==> flow/design.v <==
`timescale 1ns / 1ps
module MUX2x1(
    input [15:0] ch1,
    input [15:0] ch2,
    input sel,
    output reg [15:0] out
    );
	 always @(sel or ch1 or ch2) begin
		case(sel)
			1'b0 : out  = ch1;
			1'b1 : out  = ch2;
		endcase
	 end
endmodule
`timescale 1ns / 1ps
module MUX2x1_Br(
    input [5:0] ch1,
    input [5:0] ch2,
    input sel,
    output reg [5:0] out
    );
	 always @(sel or ch1 or ch2) begin
		case(sel)
			1'b0 : out  = ch1;
			1'b1 : out  = ch2;
		endcase
	 end
endmodule
`timescale 1ns / 1ps
module Program_Counter(
    input clk,
	 input rst,
	 input [5:0] target,
    output reg [5:0] pc_out
    );
	 always @(posedge clk or posedge rst)
		if(rst)begin
			pc_out <= 0;
		end
		else begin
			pc_out <= target;
	 end
endmodule
`timescale 1ns/1ps
module Register_File_main(
					input clk,
					input rst,
					input [3:0] read_add_1,
					input [3:0] read_add_2,
					input [3:0] wr_reg_add,
					input wr_en,
					input [15:0] wr_data,
					output [15:0] read_data_1,
					output [15:0] read_data_2
					);
					reg [15:0] reg_file [15:0];
					always @ (posedge clk or posedge rst) begin 
						if(rst) begin
							reg_file[0]  = 0;
							reg_file[1]  = 0;
							reg_file[2]  = 0;
							reg_file[3]  = 0;
							reg_file[4]  = 0;
							reg_file[5]  = 0;
							reg_file[6]  = 0;
							reg_file[7]  = 0;
							reg_file[8]  = 0;
							reg_file[9]  = 0;
							reg_file[10] = 0;
							reg_file[11] = 0;
							reg_file[12] = 0;
							reg_file[13] = 0;
							reg_file[14] = 0;
							reg_file[15] = 0;
						end
						else if (wr_en == 1) begin
							reg_file[wr_reg_add] = wr_data;
						end
					end
					assign read_data_1 = reg_file[read_add_1];
					assign read_data_2 = reg_file[read_add_2];
endmodule			
`timescale 1ns / 1ps
   module Control_Unit(
    input [3:0] opcode,
    output reg [2:0] alu_op,
    output reg reg_wr,
    output reg reg_dst,
    output reg alu_src,
    output reg jump,
	 output reg jeq,
	 output reg jr,
    output reg cmp,
	 output reg mov,
	 output reg li,
    output reg mem_rd,
    output reg mem_wr,
    output reg mem_to_reg
    );
	 always @(opcode)begin
		case(opcode)
			4'b0000 :	begin 
				alu_op		<= 3'b111;
				reg_wr 		<= 1'b0 ;	
				reg_dst 		<= 1'b0 ;	
				alu_src 		<= 1'b0 ;	
				jump	 		<= 1'b0 ;	
				jeq	 		<= 1'b0 ;
				jr		 		<= 1'b0 ;
				cmp	 		<= 1'b0 ;	
				mov 			<= 1'b0 ;
				li 			<= 1'b0 ;
				mem_rd 		<= 1'b0 ;	
				mem_wr 		<= 1'b0 ;	
				mem_to_reg 	<= 1'b0 ;	
				end
			4'b0001 :	begin	 
				alu_op		<= 3'b000;
				reg_wr 		<= 1'b1 ;	
				reg_dst 		<= 1'b0 ;	
				alu_src 		<= 1'b0 ;	
				jump	 		<= 1'b0 ;	
				jeq	 		<= 1'b0 ;
				jr		 		<= 1'b0 ;
				cmp	 		<= 1'b0 ;	
				mov 			<= 1'b0 ;
				li 			<= 1'b0 ;
				mem_rd 		<= 1'b0 ;	
				mem_wr 		<= 1'b0 ;	
				mem_to_reg 	<= 1'b0 ;	
				end
			4'b0010 :	begin	 
				alu_op		<= 3'b000;	
				reg_wr 		<= 1'b1 ;		
				reg_dst 		<= 1'b0 ;		
				alu_src 		<= 1'b1 ;		
				jump	 		<= 1'b0 ;		
				jeq	 		<= 1'b0 ;
				jr		 		<= 1'b0 ;
				cmp	 		<= 1'b0 ;	
				mov 			<= 1'b0 ;
				li 			<= 1'b0 ;
				mem_rd 		<= 1'b0 ;		
				mem_wr 		<= 1'b0 ;		
				mem_to_reg 	<= 1'b0 ;	
				end
			4'b0011 :	begin  
				alu_op		<= 3'b001;	
				reg_wr 		<= 1'b1 ;		
				reg_dst 		<= 1'b0 ;		
				alu_src 		<= 1'b0 ;		
				jump	 		<= 1'b0 ;		
				jeq	 		<= 1'b0 ;
				jr		 		<= 1'b0 ;
				cmp	 		<= 1'b0 ;	
				mov 			<= 1'b0 ;
				li 			<= 1'b0 ;
				mem_rd 		<= 1'b0 ;		
				mem_wr 		<= 1'b0 ;		
				mem_to_reg 	<= 1'b0 ;	
				end
			4'b0100 :   begin  
				alu_op		<= 3'b010;	
				reg_wr 		<= 1'b1 ;		
				reg_dst 		<= 1'b0 ;		
				alu_src 		<= 1'b0 ;		
				jump	 		<= 1'b0 ;		
				jeq	 		<= 1'b0 ;
				jr		 		<= 1'b0 ;
				cmp	 		<= 1'b0 ;	
				mov 			<= 1'b0 ;
				li 			<= 1'b0 ;				
				mem_rd 		<= 1'b0 ;		
				mem_wr 		<= 1'b0 ;		
				mem_to_reg 	<= 1'b0 ;	
				end
			4'b0101 :   begin  
				alu_op		<= 3'b011;
				reg_wr 		<= 1'b1 ;	
				reg_dst 		<= 1'b0 ;	
				alu_src 		<= 1'b0 ;	
				jump	 		<= 1'b0 ;	
				jeq	 		<= 1'b0 ;
				jr		 		<= 1'b0 ;
				cmp	 		<= 1'b0 ;	
				mov 			<= 1'b0 ;
				li 			<= 1'b0 ;
				mem_rd 		<= 1'b0 ;	
				mem_wr 		<= 1'b0 ;	
				mem_to_reg 	<= 1'b0 ;	
				end
			4'b0110 :	begin  
				alu_op		<= 3'b100;	
				reg_wr 		<= 1'b1 ;		
				reg_dst 		<= 1'b0 ;		
				alu_src 		<= 1'b0 ;		
				jump	 		<= 1'b0 ;		
				jeq	 		<= 1'b0 ;
				jr		 		<= 1'b0 ;
				cmp	 		<= 1'b0 ;	
				mov 			<= 1'b0 ;
				li 			<= 1'b0 ;				
				mem_rd 		<= 1'b0 ;		
				mem_wr 		<= 1'b0 ;		
				mem_to_reg 	<= 1'b0 ;		
				end
			4'b0111 :   begin  
				alu_op		<= 3'b111;
				reg_wr 		<= 1'b0 ;	
				reg_dst 		<= 1'b0 ;	
				alu_src 		<= 1'b0 ;	
				jump	 		<= 1'b0 ;	
				jeq	 		<= 1'b1 ;
				jr		 		<= 1'b0 ;
				cmp	 		<= 1'b0 ;	
				mov 			<= 1'b0 ;
				li 			<= 1'b0 ;
				mem_rd 		<= 1'b0 ;	
				mem_wr 		<= 1'b0 ;	
				mem_to_reg 	<= 1'b0 ;	
				end
			4'b1000 :   begin  
				alu_op		<= 3'b111;
				reg_wr 		<= 1'b1 ;	
				reg_dst 		<= 1'b0 ;	
				alu_src 		<= 1'b0 ;	
				jump	 		<= 1'b0 ;	
				jeq	 		<= 1'b0 ;
				jr		 		<= 1'b0 ;
				cmp	 		<= 1'b1 ;	
				mov 			<= 1'b0 ;
				li 			<= 1'b0 ;
				mem_rd 		<= 1'b0 ;	
				mem_wr 		<= 1'b0 ;	
				mem_to_reg 	<= 1'b0 ;	
				end
			4'b1001 :	begin  
				alu_op		<= 3'b111;
				reg_wr 		<= 1'b1 ;	
				reg_dst 		<= 1'b0 ;	
				alu_src 		<= 1'b0 ;	
				jump	 		<= 1'b0 ;	
				jeq	 		<= 1'b0 ;
				jr		 		<= 1'b0 ;
				cmp	 		<= 1'b0 ;	
				mov 			<= 1'b1 ;
				li 			<= 1'b0 ;
				mem_rd 		<= 1'b0 ;	
				mem_wr 		<= 1'b0 ;	
				mem_to_reg 	<= 1'b0 ;	
				end
			4'b1010 :   begin  
				alu_op		<= 3'b111;
				reg_wr 		<= 1'b0 ;	
				reg_dst 		<= 1'b0 ;	
				alu_src 		<= 1'b0 ;	
				jump	 		<= 1'b1 ;	
				jeq	 		<= 1'b0 ;	
				jr		 		<= 1'b0 ;
				cmp	 		<= 1'b0 ;
				mov 			<= 1'b0 ;
				li 			<= 1'b0 ;
				mem_rd 		<= 1'b0 ;	
				mem_wr 		<= 1'b0 ;	
				mem_to_reg 	<= 1'b0 ;	
				end
			4'b1011 :   begin  
				alu_op		<= 3'b111;
				reg_wr 		<= 1'b0 ;	
				reg_dst 		<= 1'b0 ;	
				alu_src 		<= 1'b0 ;	
				jump	 		<= 1'b0 ;	
				jeq	 		<= 1'b0 ;	
				jr		 		<= 1'b1 ;
				cmp	 		<= 1'b0 ;	
				mov 			<= 1'b0 ;
				li 			<= 1'b0 ;
				mem_rd 		<= 1'b0 ;	
				mem_wr 		<= 1'b0 ;	
				mem_to_reg 	<= 1'b0 ;	
				end
			4'b1100 :	begin  
				alu_op		<= 3'b000;
				reg_wr 		<= 1'b1 ;	
				reg_dst 		<= 1'b0 ;	
				alu_src 		<= 1'b1 ;	
				jump	 		<= 1'b0 ;	
				jeq	 		<= 1'b0 ;	
				jr		 		<= 1'b0 ;
				cmp	 		<= 1'b0 ;	
				mov 			<= 1'b0 ;
				li 			<= 1'b0 ;
				mem_rd 		<= 1'b1 ;	
				mem_wr 		<= 1'b0 ;	
				mem_to_reg 	<= 1'b1 ;	
				end
			4'b1101 :   begin  
				alu_op		<= 3'b000;
				reg_wr 		<= 1'b0 ;	
				reg_dst 		<= 1'b0 ;	
				alu_src 		<= 1'b1 ;	
				jump	 		<= 1'b0 ;	
				jeq	 		<= 1'b0 ;
				jr		 		<= 1'b0 ;
				cmp	 		<= 1'b0 ;	
				mov 			<= 1'b0 ;
				li 			<= 1'b0 ;
				mem_rd 		<= 1'b0 ;	
				mem_wr 		<= 1'b1 ;	
				mem_to_reg 	<= 1'b0 ;	
				end
			4'b1110 :   begin  
				alu_op		<= 3'b111;
				reg_wr 		<= 1'b1 ;	
				reg_dst 		<= 1'b0 ;	
				alu_src 		<= 1'b1 ;	
				jump	 		<= 1'b0 ;	
				jeq	 		<= 1'b0 ;
				jr		 		<= 1'b0 ;
				cmp	 		<= 1'b0 ;	
				mov 			<= 1'b0 ;
				li 			<= 1'b1 ;
				mem_rd 		<= 1'b0 ;	
				mem_wr 		<= 1'b0 ;	
				mem_to_reg 	<= 1'b0 ;	
				end
			4'b1111 :	begin  
				alu_op		<= 3'b111;
				reg_wr 		<= 1'b1 ;	
				reg_dst 		<= 1'b0 ;	
				alu_src 		<= 1'b0 ;	
				jump	 		<= 1'b0 ;	
				jeq	 		<= 1'b0 ;
				jr		 		<= 1'b0 ;
				cmp	 		<= 1'b0 ;	
				mov 			<= 1'b0 ;
				li 			<= 1'b0 ;
				mem_rd 		<= 1'b0 ;	
				mem_wr 		<= 1'b0 ;	
				mem_to_reg 	<= 1'b0 ;	
				end
			default :   begin 
				alu_op		<= 3'b111;	
				reg_wr 		<= 1'b0 ;	
				reg_dst 		<= 1'b0 ;	
				alu_src 		<= 1'b0 ;	
				jump	 		<= 1'b0 ;	
				jeq	 		<= 1'b0 ;
				jr		 		<= 1'b0 ;
				cmp	 		<= 1'b0 ;	
				mov 			<= 1'b0 ;
				li 			<= 1'b0 ;
				mem_rd 		<= 1'b0 ;	
				mem_wr 		<= 1'b0 ;	
				mem_to_reg 	<= 1'b0 ;	
				end        
		endcase
	 end
endmodule
`timescale 1ns / 1ps
module ALU_Main(
    input [15:0] d_in_1,
    input [15:0] d_in_2,
    input [2:0] alu_op,
    output reg z_flag,
    output reg [15:0] alu_out,
    output reg a_grt_b,
    output reg b_grt_a
    );
	 wire [15:0] d_out1;
	 wire [15:0] d_out2;
	 wire [15:0] d_out3; 
	 wire [15:0] d_out4; 
	 wire [15:0] d_out5; 
	 wire d_out6; 
	 wire d_out7; 
	 wire [15:0] d_out8; 
	 always @(d_in_1, d_in_2, alu_op,d_out1, d_out2, d_out3, d_out4, d_out5, d_out6, d_out7, d_out8) begin
			case(alu_op)
				3'b000 : begin 	alu_out[15:0] 	= d_out1	;  end
				3'b001 : begin 	alu_out 			= d_out2 ;	end
				3'b010 : begin 	alu_out[15:0] 	= d_out3 ;  end
				3'b011 : begin 	alu_out[15:0] 	= d_out4 ;  end
				3'b100 : begin 	alu_out[15:0] 	= d_out5 ;  end
				3'b101 : begin 	alu_out[0] 		= d_out6 ; alu_out[15:1]  = 0; end
				3'b110 : begin 	alu_out[0] 		= d_out7 ; alu_out[15:1]  = 0; end
				3'b111 : begin 	alu_out[15:0] 	= d_out8 ;  end
				default: begin 	alu_out[15:0] 	= 16'h0000;	end
			endcase 
		end
		assign d_out1 = d_in_1 + d_in_2;
		assign d_out2 = d_in_1 * d_in_2;
		assign d_out3 = d_in_1 & d_in_2;
		assign d_out4 = d_in_1 | d_in_2;
		assign d_out5 = d_in_1 / 2;
		assign d_out6 = d_in_1 > d_in_2;
		assign d_out7 = d_in_1 < d_in_2;
		assign d_out8 = d_in_1 - d_in_2;
		always @(d_out6 or d_out7) begin 
			if(d_out6 == 1)begin
				a_grt_b <= 1;
				b_grt_a <=0;
				z_flag <= 0;
			end
			else if(d_out7  == 1) begin
					a_grt_b <= 0;
					b_grt_a <=1;
					z_flag <= 0;
			end
			else begin
				a_grt_b <= 0;
				b_grt_a <=0;
				z_flag <= 1;
			end
		end
endmodule
`timescale 1ns / 1ps
module cpu_core(
    input clk,
    input rst,
	 output [5:0] pc_out,
	 input [15:0] instr_out,
	 input [15:0] mem_Data_in,
	 output mem_wr,
	 output mem_rd,
	 output [15:0] reg_Data_2,
	 output [5:0] data_mem_address
    );
	 wire [5:0] pc_target;
	 Program_Counter pc(clk,	rst,		pc_target,		pc_out);
	 wire  [5:0] pc_next;
	 assign pc_next = pc_out + 1;
	 wire [3:0] opcode,		reg_Rs,		reg_Rt,		reg_Rd;
	 wire [15:0] imm_offset;
	 wire [5:0] j_offset;
	 wire [3:0] jeq_offset;
	 wire [7:0] li_offset;
	 assign opcode 		=		instr_out	[15:12];
	 assign reg_Rd 		=		instr_out	[11:8];
	 assign reg_Rs 		=		instr_out	[7:4];
	 assign reg_Rt 		=		instr_out	[3:0];
	 assign imm_offset 	=		instr_out	[3:0]; 
	 assign li_offset		=		instr_out	[7:0];
	 assign j_offset 		=		instr_out	[5:0];
	 assign jeq_offset   = 		instr_out	[11:8];
	 reg [3:0] reg_Rd_mxd;
	 wire reg_dest;
	 wire [15:0] reg_write_Data, reg_Data_1, reg_Write_D, reg_Write_s1, reg_Write_s2;
	 always @(reg_dest or reg_Rd or reg_Rt) begin
		case(reg_dest)
			1'b0 : reg_Rd_mxd  = reg_Rd;
			1'b1 : reg_Rd_mxd  = reg_Rt;
		endcase
	 end
	 Register_File_main reg_file (clk,		rst,		reg_Rs,		reg_Rt,		reg_Rd_mxd,		reg_wr,		reg_Write_D,		reg_Data_1,		reg_Data_2);
	 wire [2:0] alu_op;
	 wire alu_src, op_jump, op_jeq, op_jr, op_cmp, op_mov, op_li, m2r;
	 Control_Unit cu(opcode,		alu_op,		reg_wr,		reg_dest,		alu_src,		op_jump,		op_jeq,		op_jr,	op_cmp,	op_mov,	op_li, 	mem_rd,		mem_wr,		m2r);
	 wire z_flag, agb, bga;
	 reg [15:0] imm_offset_se;
	 always @ (imm_offset) begin
		if(imm_offset[3] == 0) begin
			imm_offset_se <= {12'b000000000000,imm_offset};		 
			end
			else begin 
				imm_offset_se <= {12'b111111111111,imm_offset};	 
			end
	end
	 wire [15:0] alu_Out;
	 assign data_mem_address = alu_Out[5:0];
	 wire [15:0] alu_src_2;
	 MUX2x1 mxalusrc (reg_Data_2,	imm_offset_se,	alu_src,	alu_src_2);
	 ALU_Main alu ( reg_Data_1,	alu_src_2,		alu_op,	z_flag,	alu_Out,		agb,	bga);
	wire [5:0] jr_target, mxj_return;
	assign jr_target = reg_Data_1[5:0];  
	wire j_control;
	assign j_control = op_jump;
	wire [5:0] j_target;
	assign j_target = j_offset[5:0];
	wire jeq_ok;
	wire [5:0] mxjr_return;
	assign jeq_ok = op_jeq & z_flag;
	wire [5:0] jeq_target;
	assign jeq_target = {2'b00,jeq_offset};
	MUX2x1_Br mx_j_pc (pc_next, j_target, j_control, mxj_return);
	MUX2x1_Br mx_jr (mxj_return,	jr_target,	op_jr,	mxjr_return);
	MUX2x1_Br mx_jeq (mxjr_return,	jeq_target,	jeq_ok,	pc_target);
	MUX2x1 mxm2r (alu_Out,	mem_Data_in,	m2r,	reg_write_Data);
	reg [15:0] cmp_DS;
	always @(op_cmp or z_flag or agb or bga)begin
		if(z_flag)begin
			cmp_DS <= 16'hffff;
		end
		else if(agb)begin
			cmp_DS <= 16'h00ff;
		end
		else if(bga) begin
			cmp_DS <= 16'hff00;
		end
		else 
			cmp_DS <= 16'h0000;
	end
	MUX2x1 mxcmp (reg_write_Data,	cmp_DS,	op_cmp,	reg_Write_s1);
	reg  [15:0] li_offset_se;
	always @ (li_offset) begin
		if(li_offset[7] == 0) begin
			li_offset_se <= {4'b0000,li_offset};		 
			end
			else begin 
				li_offset_se <= {4'b1111,li_offset};	 
			end
	end
	MUX2x1 mxli (reg_Write_s1,	li_offset_se,	op_li,	reg_Write_s2);
	MUX2x1 mxmov (reg_Write_s2,	reg_Data_1,	op_mov,	reg_Write_D);
endmodule
# == Step by step through the tools: cpu_core ==
# The steps from the RTL of cpu_core to its reports follow in flow order.
# Lines are those of the file above, counted from 1.
# Operators: Yosys type, input widths -> output width; for muxes data width and select width s.
# Not given: --
# design
top_module,cpu_core
clock_port,clk
library,sky130hd
corner,tt_025C_1v80

# == Word level ==
# Counts by Yosys on the flattened word-level netlist (proc, flatten, opt, wreduce). Print and check cells are left out. Cells with the same type and inputs are merged into one.
# Yosys's memory passes give these memory sizes; they may raise the number of words (mostly to a power of two), join words into wider ones and drop unused or constant bits.
# bits
in_bits,34
latchBits,0
rom_bits,224
ramBits,0
clocked_rd_ports_x_width,0
register_bits,262
mem_count,1
output_inout_bits,30
# classes
logic,28
n_eq,52
compare,2
n_mux,38
reduce_logical,37
add_sub_neg,3
shift,0
n_div,0
multipliers,1
# memory_table
memory,size,width,read_ports,wr,line,source
(no name shown),16,14,1,0,101,case(opcode)
# ops
op,count
$pmux 16 s16,2
$mux 16,19
$mul 16x16->16,1
$reduce_or 15->1,16
$pmux 16 s2,5
$pmux 15 s7,1
$eq 4x4->1 const B,24
$eq 4x3->1 const B,12
$pmux 6 s2,3
$reduce_and 2->1,16
$not 1->1,24
$eq 4x2->1 const B,6
$add 16x16->16,1
$sub 16x16->16,1
$gt 16x16->1,1
$lt 16x16->1,1
$and 16x16->16,1
$or 16x16->16,1
$eq 3x3->1 const B,4
$eq 4x1->1 const B,3
$logic_not 4->1,3
$mux 12,1
$pmux 4 s2,1
$pmux 1 s8,1
$eq 3x2->1 const B,2
$add 6x1->6 const B,1
$mux 1,5
$eq 3x1->1 const B,1
# Other operator kinds: 4; their cells: 4.

# == Logic depth ==
# Yosys ltp: most cells in a row. Word level: on the elaborated netlist, between registers, memories and ports. Mapped: between sequential cells and ports; inverters and the memories' decode and read muxes count.
# logic_depth
depth_word,13
ABC_AREA,0
mapped_depth,35

# == Mapped cells and area ==
# Yosys stat after the flow's synthesis: flattened, memories mapped to cells. It holds for the ABC_AREA given above (unset counts as 0); a run with the other value may have another netlist.
# Totals and module areas in this step are rounded.
# types
cell,count,area_total_um2
sky130_fd_sc_hd__dfrtp_1,262,6.56E+03
sky130_fd_sc_hd__fa_1,82,1.64E+03
sky130_fd_sc_hd__ha_1,102,1.28E+03
sky130_fd_sc_hd__nand2_1,301,1.13E+03
sky130_fd_sc_hd__mux2_2,99,1.11E+03
sky130_fd_sc_hd__o21ai_0,217,1.09E+03
sky130_fd_sc_hd__nor2_1,244,915.878
sky130_fd_sc_hd__a21oi_1,139,695.667
sky130_fd_sc_hd__inv_1,177,664.387
sky130_fd_sc_hd__mux2i_1,65,650.624
sky130_fd_sc_hd__clkbuf_1,110,412.896
sky130_fd_sc_hd__a22oi_1,42,315.302
sky130_fd_sc_hd__a221oi_1,35,306.544
sky130_fd_sc_hd__xnor2_1,29,253.994
sky130_fd_sc_hd__nand3_1,46,230.221
sky130_fd_sc_hd__o31ai_1,29,217.709
sky130_fd_sc_hd__nor2b_1,32,200.192
sky130_fd_sc_hd__buf_6,17,191.434
# Not listed: further types 90, cells in them 555.
# mapped
n_buf,189
yosys_area_mm2,0.022
stdcells,2583
ff_cells,262
# The figures by module come from a second, unflattened synthesis with its own total; it is not the netlist above.
# unflattened
hier_cells,2268
hier_area_mm2,0.022
# Rows give one instance, submodules left out.
# by_module
mod,n_cells,mod_area_mm2,mod_seq_area_mm2,instances
Register_File_main,1224,0.014,0.0064,1
ALU_Main,871,0.0064,0,1
MUX2x1,18,0.00025,0,5
MUX2x1_Br,7,0.0001,0,3
Control_Unit,36,0.00025,0,1
Program_Counter,7,0.00015,0.00015,1
cpu_core,19,0.00015,0,1

# == Timing after synthesis ==
# Path of least setup slack by OpenSTA after synthesis, without wires, with an ideal clock, recovery checks aside; 20% of the period is set as input and as output delay. Where synthesis merged equal registers, the netlist keeps one of their names.
# synth_timing
path_kind,input to output
from,input port instr_out[4]
to,output port data_mem_address[5]
required_ns,8.800
arrival_time_ns,6.946
path_delay_ns,4.746
clock_period_ns,11.0
stages,23
launch_ns,2.200
setup_slack_ns,1.854
n_path_buf,5
output_delay_ns,2.200
in_delay_ns,2.200
synth_period_reached_ns,9.146
# "path_delay_ns" is the arrival time less input delay plus setup time.
# A path that ends at an output port has no setup time.
# "stages": output pins that drive a net of the path, with the launching flip-flop's if there is one; two outputs of one cell count as two.
# "synth_period_reached_ns" = period - worst setup slack (recovery checks aside). The figure is calculated, with input and output delays left at 20% of the set period.
# The rows between start and end are the longest chain of elaborated cells between them; the timing report does not say that the signal goes this way. Where chains are equally long, one stands for them.
# Each line given opens the expression or statement behind the cell; cells for indexed reads and writes are added by Yosys, which also makes memories of some case tables.
# synth_via
path_cell_list,sky130_fd_sc_hd__buf_4 -> sky130_fd_sc_hd__buf_6 -> sky130_fd_sc_hd__buf_4 -> sky130_fd_sc_hd__buf_4 -> sky130_fd_sc_hd__buf_2 -> sky130_fd_sc_hd__o32ai_1 -> sky130_fd_sc_hd__a221oi_1 -> sky130_fd_sc_hd__a21oi_2 -> sky130_fd_sc_hd__clkinv_1 -> sky130_fd_sc_hd__nor2_1 -> sky130_fd_sc_hd__fa_1 -> sky130_fd_sc_hd__ha_1 -> sky130_fd_sc_hd__ha_1 -> sky130_fd_sc_hd__ha_1 -> sky130_fd_sc_hd__inv_1 -> sky130_fd_sc_hd__fa_1 -> sky130_fd_sc_hd__inv_1 -> sky130_fd_sc_hd__ha_1 -> sky130_fd_sc_hd__xnor2_1 -> sky130_fd_sc_hd__a21oi_1 -> sky130_fd_sc_hd__o221ai_1 -> sky130_fd_sc_hd__a221oi_1 -> sky130_fd_sc_hd__nor2_1
elab_chain_cells,4
# synth_lines
element,line,source
start: declaration,422,"input [15:0] instr_out,"
$eq 4x4->1,80,assign read_data_1 = reg_file[read_add_1];
$pmux 16 s16,80,
$mul 16x16->16,392,assign d_out2 = d_in_1 * d_in_2;
$pmux 15 s7,379,case(alu_op)
end: declaration,427,output [5:0] data_mem_address

# == Worst path after layout ==
# From the final timing report of run A: the path of least setup slack in the routed layout; clock arrival at registers is part of the times.
# layout_timing
path_kind,input to output
from,input port instr_out[3]
to,output port data_mem_address[5]
stages,22
in_delay_ns,2.18
clock_period_ns,10.9
n_path_buf,3
setup_slack_ns,1.69
arrival_time_ns,7.03
launch_ns,2.18
required_ns,8.72
output_delay_ns,2.18
# The rows between start and end are the longest chain of elaborated cells between them; the timing report does not say that the signal goes this way. Where chains are equally long, one stands for them.
# layout_via
path_cell_list,sky130_fd_sc_hd__buf_16 -> sky130_fd_sc_hd__nor2_1 -> sky130_fd_sc_hd__o21ai_0 -> sky130_fd_sc_hd__a31oi_1 -> sky130_fd_sc_hd__o32a_1 -> sky130_fd_sc_hd__a21oi_4 -> sky130_fd_sc_hd__buf_6 -> sky130_fd_sc_hd__nor2_2 -> sky130_fd_sc_hd__fa_1 -> sky130_fd_sc_hd__ha_4 -> sky130_fd_sc_hd__ha_4 -> sky130_fd_sc_hd__ha_4 -> sky130_fd_sc_hd__inv_1 -> sky130_fd_sc_hd__fa_1 -> sky130_fd_sc_hd__inv_2 -> sky130_fd_sc_hd__ha_4 -> sky130_fd_sc_hd__xnor2_1 -> sky130_fd_sc_hd__a21oi_1 -> sky130_fd_sc_hd__o221ai_1 -> sky130_fd_sc_hd__a221oi_2 -> sky130_fd_sc_hd__nor2_1 -> sky130_fd_sc_hd__buf_2
elab_chain_cells,5
# layout_lines
element,line,source
start: declaration,422,"input [15:0] instr_out,"
$eq 4x4->1,81,assign read_data_2 = reg_file[read_add_2];
$pmux 16 s16,81,
$pmux 16 s2,9,case(sel)
$mul 16x16->16,392,assign d_out2 = d_in_1 * d_in_2;
$pmux 15 s7,379,case(alu_op)
end: declaration,427,output [5:0] data_mem_address

# Settings and measured results of 6 stored flow runs for module cpu_core (sky130hd), not sorted in any way. The constraints put input and output delay at 20% of the set period each and load the outputs with 0.01 pF.
# "achieved_clock_period_ns": clock period set for the run, less the worst setup slack. It is reckoned from that one timing run; input and output delays stay at 20% of the period that was set.
# By "worst_path_allowed_less_slack_ns" is meant the share of the clock period that the worst setup path is allowed (20% is reserved at inputs, 20% at outputs), minus its slack. Clock arrival times at its registers enter into it.
# "design_power_w" is the tool's figure for a default switching activity; nothing was simulated.
# Results are given in rounded form.
# A setting shown as -- is not set for that run.
# Results: -- = not shown.
stored run,SETUP_SLACK_MARGIN,period_ns,CAP_MARGIN,CORE_MARGIN,CORE_UTILIZATION,SLEW_MARGIN,ABC_AREA,CELL_PAD_IN_SITES_GLOBAL_PLACEMENT,CTS_CLUSTER_DIAMETER,GPL_ROUTABILITY_DRIVEN,GPL_TIMING_DRIVEN,HOLD_SLACK_MARGIN,MAX_ROUTING_LAYER,MIN_ROUTING_LAYER,PLACE_DENSITY_LB_ADDON,TNS_END_PERCENT,CELL_PAD_IN_SITES_DETAIL_PLACEMENT,CORE_ASPECT_RATIO,CTS_CLUSTER_SIZE,synthArea_mm2,die_area_mm2,cell_area_final_mm2,finalUtil_pct,timing.setup.ws_ns,final_setup_tns_ns,final_hold_ws_ns,design_power_w,achieved_clock_period_ns,worst_path_allowed_less_slack_ns,worst_path_kind
run A,2.39,10.9,20,2,40,20,--,--,--,--,--,--,--,--,--,--,--,--,--,0.022,0.058,0.028,51,1.7,0.000,0.51,0.0094,9.214,4.85,input to output
run B,2.05,8.75,20,7,40,25,1,1,219,0,0,0.05,met5,met2,0.08,25,--,--,--,--,--,--,--,--,--,--,--,--,--,--
run C,-0.15,11.1,10,5,24,20,--,1,--,--,--,--,--,met2,--,60,1,--,--,0.022,0.099,0.026,29,-0.013,-0.013,0.51,0.0084,11.113,6.67,input to output
run D,--,11.4,20,2,25,25,1,0,--,1,0,--,--,--,--,--,2,0.51,--,0.023,0.093,0.026,29,0.087,0.000,0.49,0.007,11.313,9.03,input to register
run E,--,18.5,20,2,40,20,--,--,295,1,1,--,--,--,--,--,--,--,93,0.022,0.058,0.024,43,4.1,0.000,0.56,0.0042,14.401,7.00,input to output
run F,-0.15,11.1,35,5,66,20,0,1,--,--,--,--,--,met2,--,60,0,--,83,--,--,--,--,--,--,--,--,--,--,--
# Run B: no final report: routing broke off with GRT-0232
# Run F: no final report: routing broke off with GRT-0116
